==> flow/design.v <==
module gca_dlnv(
    input [31:0]    coord0,
    input [31:0]    coord1,
    input           ld,
    input           step,
    input           CLK,
    output          FC,
    output [20:0]   ADDR
);
    reg         [15:0] x0;
    reg         [15:0] y0;
    wire        [15:0] x1;
    wire        [15:0] y1;
    reg  signed [15:0] dx, dy;
    reg  signed [15:0] sx, sy;
    reg  signed [15:0] error;
    wire signed [15:0] e2;
    assign x1 = {5'b0, coord1[10:0]};
    assign y1 = {6'b0, coord1[20:11]};
    assign e2 = error <<< 1;
    assign ADDR = {y0[9:0], x0[10:0]};
    assign FC = !ld && (x0 == x1 && y0 == y1 || e2 >= dy && x0 == x1 || e2 <= dx && y0 == y1);
    always @(posedge CLK) begin
        if(ld) begin
            x0 <= {5'b0, coord0[10:0]};
            y0 <= {6'b0, coord0[20:11]};
            sx <= (x0 > x1) ? -16'd1 : 16'd1;
            sy <= (y0 > y1) ? -16'd1 : 16'd1;
            dx <= (x0 < x1) ? (x1 - x0) : (x0 - x1);
            dy <= (y1 < y0) ? (y1 - y0) : (y0 - y1);
            error <= dx + dy;
        end
        if(step && !ld) begin
            if(e2 >= dy) x0 <= x0 + sx;
            if(e2 <= dx) y0 <= y0 + sy;
            if(e2 >= dy && e2 <= dx)
                error <= error + dx + dy;
            else if(e2 >= dy)
                error <= error + dy;
            else if(e2 <= dx)
                error <= error + dx;
        end
    end
endmodule
# ---- Step by step through the tools: gca_dlnv
# What the tools print for gca_dlnv, step after step.
# Line numbers count from 1 in the design file above.
# Operators: Yosys type, input widths -> output width; for muxes data width and select width s.
# Library cell names are shortened.
# Not given: -
dict set report setup {
  top_module {gca_dlnv}
  clk_port {CLK}
  library {sky130hd}
  lib_corner {tt_025C_1v80}
}

# ---- After elaboration
# Counts by Yosys on the flattened word-level netlist (proc, flatten, opt, wreduce; memories kept). Register bits leave out memories and registers merged into their read ports (data or address); mux counts leave out enables and synchronous resets folded into registers. Print and check cells are left out. Cells with the same type and inputs are merged into one.
dict set report bits {
  wordCells 49
  output_inout_bits 22
  ff_bits 112
}
dict set report classes {
  reduce_logical 9
  muxes 15
  cmp 6
  n_addsub 10
  equal 2
}
# op n
set ops {}
lappend ops {{$mux 16} 15}
lappend ops {{$add 16x16->16} 6}
lappend ops {{$sub 10x16->16} 1}
lappend ops {{$lt 10x16->1} 1}
lappend ops {{$sub 11x16->16} 1}
lappend ops {{$sub 16x10->16} 1}
lappend ops {{$gt 16x10->1} 1}
lappend ops {{$eq 16x10->1} 1}
lappend ops {{$sub 16x11->16} 1}
lappend ops {{$gt 16x11->1} 1}
lappend ops {{$lt 16x11->1} 1}
lappend ops {{$eq 16x11->1} 1}
lappend ops {{$ge 16x16->1} 1}
lappend ops {{$le 16x16->1} 1}
lappend ops {{$logic_and 1x1->1} 6}
lappend ops {{$logic_or 1x1->1} 2}
lappend ops {{$logic_not 1->1} 1}

# ---- Logic depth
# Depth = most cells in a row (Yosys ltp): at word level without a register or memory, in the mapped netlist without a sequential cell, where the memories' decode and read muxes count.
dict set report logic_depth {
  ltp_word 6
  ABC_AREA 0
  mapped_depth 17
  mapped_depth_nobuf 17
}

# ---- Netlist
# The flow's flattened synthesis, as Yosys stat reports it; memories are mapped. The netlist is that of the ABC_AREA named above (0 if unset); the other value can give another one.
dict set report mapped {
  mapped_area_um2 10353.7
  ff_cells 81
  seqArea_um2 1961.9
  cell_count 1263
}
# type n area_total_um2
set by_type {}
lappend by_type {ha_1 158 1.98E+03}
lappend by_type {edfxtp_1 34 1.02E+03}
lappend by_type {dfxtp_1 47 940.902}
lappend by_type {xnor2_1 58 507.987}
lappend by_type {a21oi_1 95 475.456}
lappend by_type {mux2i_1 39 390.374}
lappend by_type {a21o_1 51 382.867}
lappend by_type {inv_1 102 382.867}
lappend by_type {nor2_1 83 311.549}
lappend by_type {nand2_1 79 296.534}
lappend by_type {xor2_1 33 289.027}
lappend by_type {o21ai_0 54 270.259}
lappend by_type {fa_1 10 200.192}
lappend by_type {o21ai_1 37 185.178}
lappend by_type {a211oi_1 23 172.666}
lappend by_type {nor3_1 34 170.163}
lappend by_type {o21a_1 22 165.158}
lappend by_type {buf_4 21 157.651}
# Other cell types: 67; their cells: 283.

# ---- Worst setup path after synthesis
# OpenSTA on the mapped netlist: ideal clock, no wires. The path of least setup slack (recovery checks aside). Input and output delay are each 20% of the period. Register names are those of the netlist, which keeps one name where synthesis merged equal registers.
dict set report synth_timing {
  kind {reg2reg}
  from {reg dx[0]}
  to {reg error[14]}
  t_first_pin_ns 0.000
  driving_pins 18
  setup_slack_ns 1.243
  n_path_buf 0
  arrival_time_ns 3.688
  path_delay_ns 3.757
  clock_period_ns 5.0
  setup_ns 0.069
  period_less_setup_slack_ns 3.757
}
# "path_delay_ns" = arrival - input delay + setup time.
# "driving_pins": output pins that drive a net of the path, with the launching flip-flop's if there is one; two outputs of one cell count as two.
# "period_less_setup_slack_ns" is the clock period less the worst setup slack; recovery checks do not enter. This is arithmetic on one report: input and output delays are still those of the set period (20% each).
# The rows between start and end are the longest chain of elaborated cells between them; the timing report does not say that the signal goes this way. Where chains are equally long, one stands for them.
# Each line given opens the expression or statement behind the cell; cells for indexed reads and writes are added by Yosys, which also makes memories of some case tables.
# At most two assigning lines are given for a register; there are more.
dict set report synth_via {
  cell_sequence {edfxtp_1 > ha_1 > fa_1 > a211oi_1 > o21ai_1 > a31oi_1 > o21bai_1 > a21o_1 > xor2_1 > ha_1 > nand2_1 > nor2_1 > a221o_1 > o41a_1 > xnor2_1 > nor2_1 > xnor3_1 > o21ai_1}
  elab_chain_len 6
  cone_cells 10
  classes_between {add/sub: 3; compare: 1; mux: 5; reduce/logical: 1}
}
# element line_no
set synth_lines {}
lappend synth_lines {{start: declaration} 14} ;# reg  signed [15:0] dx, dy;
lappend synth_lines {{start: assignment} 29} ;# dx <= (x0 < x1) ? (x1 - x0) : (x0 - x1);
lappend synth_lines {{$add 16x16->16} 31} ;# error <= dx + dy;
lappend synth_lines {{$mux 16} 24} ;# if(ld) begin
lappend synth_lines {{$mux 16} 40} ;# else if(e2 <= dx)
lappend synth_lines {{$mux 16} 38} ;# else if(e2 >= dy)
lappend synth_lines {{$mux 16} 36} ;# if(e2 >= dy && e2 <= dx)
lappend synth_lines {{$mux 16} 33} ;# if(step && !ld) begin
lappend synth_lines {{end: assignment} 31}
lappend synth_lines {{end: assignment} 37} ;# error <= error + dx + dy;
lappend synth_lines {{end: declaration} 16} ;# reg  signed [15:0] error;

# ---- Timing after layout
# Path of least setup slack in the final report of flow run A (OpenROAD, finished layout, wires in). Where an end is a register, its clock arrival counts in the times.
dict set report layout_timing {
  kind {in2out}
  from {in coord1[20]}
  to {out FC}
  driving_pins 11
  out_delay_ns 1.06
  clock_period_ns 5.29
  n_path_buf 3
  setup_slack_ns 0.51
  arrival_time_ns 3.72
  t_first_pin_ns 1.06
  input_delay_ns 1.06
}
# The rows between start and end are the longest chain of elaborated cells between them; the timing report does not say that the signal goes this way. Where chains are equally long, one stands for them.
dict set report layout_via {
  cell_sequence {clkdlybuf4s50_1 > ha_1 > and2_1 > nand3_1 > nor3_1 > buf_4 > inv_1 > nand2_1 > a22oi_1 > nor2_1 > clkdlybuf4s50_1}
  elab_chain_len 5
  cone_cells 6
  lines_between 1
  classes_between {eq/ne: 1; reduce/logical: 5}
}
# element line_no
set layout_lines {}
lappend layout_lines {{start: declaration} 3} ;# input [31:0]    coord1,
lappend layout_lines {{$eq 16x10->1} 22} ;# assign FC = !ld && (x0 == x1 && y0 == y1 || e2 >= dy && x0 == x1 || e2 <= dx && y0 == y1);
lappend layout_lines {{$logic_and 1x1->1} 22}
lappend layout_lines {{$logic_or 1x1->1 x2} 22}
lappend layout_lines {{$logic_and 1x1->1} 22}
lappend layout_lines {{end: declaration} 7} ;# output          FC,

; Measured data: module gca_dlnv, platform sky130hd, 4 stored runs of the flow under differing settings, order arbitrary. Input and output delays are each 20% of the period that was set; the output load is 0.01 pF.
; "achieved_clock_period_ns" is the run's clock period less its worst setup slack. It is reckoned from that one timing run; input and output delays stay at 20% of the period that was set.
; "critical_path_time_ns" is the time allowed to the run's worst setup path (the clock period less input and output delay, where it has them) less its slack. Clock arrival times count: a late capture clock shortens it, a late launch clock lengthens it.

[flow run A: settings]
ABC_AREA = 0
CAP_MARGIN = 5
CELL_PAD_IN_SITES_DETAIL_PLACEMENT = 2
CORE_ASPECT_RATIO = 1.68
CORE_UTILIZATION = 15
GPL_ROUTABILITY_DRIVEN = 0
PLACE_DENSITY_LB_ADDON = 0.25
SETUP_SLACK_MARGIN = -0.26
SLEW_MARGIN = 25
TNS_END_PERCENT = 10
period_ns = 5.29
CORE_MARGIN = 2
[flow run A: results]
total_negative_slack_ns = 0.000
synthArea_um2 = 10353.7
utilization_pct = 18.0
design_die_area_um2 = 71212.6
final_hold_ws_ns = 0.549
worst_setup_slack_ns = 0.514
critical_path_time_ns = 2.66
path_kind = in2out
cell_area_final_um2 = 12230.5
achieved_clock_period_ns = 4.776

[flow run B: settings]
ABC_AREA = 1
CELL_PAD_IN_SITES_GLOBAL_PLACEMENT = 0
CORE_UTILIZATION = 41
CTS_CLUSTER_DIAMETER = 300
CTS_CLUSTER_SIZE = 43
GPL_ROUTABILITY_DRIVEN = 0
PLACE_DENSITY = 0.94
SETUP_SLACK_MARGIN = 0.79
period_ns = 3.04
CAP_MARGIN = 20
CORE_MARGIN = 2
SLEW_MARGIN = 20
[flow run B: results]
outcome = did not finish, routing stopped with GRT-0232

[flow run C: settings]
CELL_PAD_IN_SITES_DETAIL_PLACEMENT = 0
CELL_PAD_IN_SITES_GLOBAL_PLACEMENT = 0
CORE_UTILIZATION = 19
CTS_CLUSTER_SIZE = 99
GPL_ROUTABILITY_DRIVEN = 0
HOLD_SLACK_MARGIN = 0.18
PLACE_DENSITY_LB_ADDON = 0.26
SETUP_SLACK_MARGIN = 0.37
SLEW_MARGIN = 5
period_ns = 3.44
CAP_MARGIN = 20
CORE_MARGIN = 2
[flow run C: results]
total_negative_slack_ns = -1.189
synthArea_um2 = 10353.7
utilization_pct = 27.0
design_die_area_um2 = 56375.4
final_hold_ws_ns = 0.594
worst_setup_slack_ns = -0.342
critical_path_time_ns = 3.78
path_kind = reg2reg
cell_area_final_um2 = 14537.7
achieved_clock_period_ns = 3.782

[flow run D: settings]
period_ns = 5.0
CAP_MARGIN = 20
CORE_MARGIN = 2
CORE_UTILIZATION = 40
SLEW_MARGIN = 20
[flow run D: results]
total_negative_slack_ns = 0.000
synthArea_um2 = 10353.7
utilization_pct = 45.7
design_die_area_um2 = 27187.1
final_hold_ws_ns = 0.530
worst_setup_slack_ns = 0.470
critical_path_time_ns = 2.53
path_kind = in2out
cell_area_final_um2 = 11582.4
achieved_clock_period_ns = 4.530
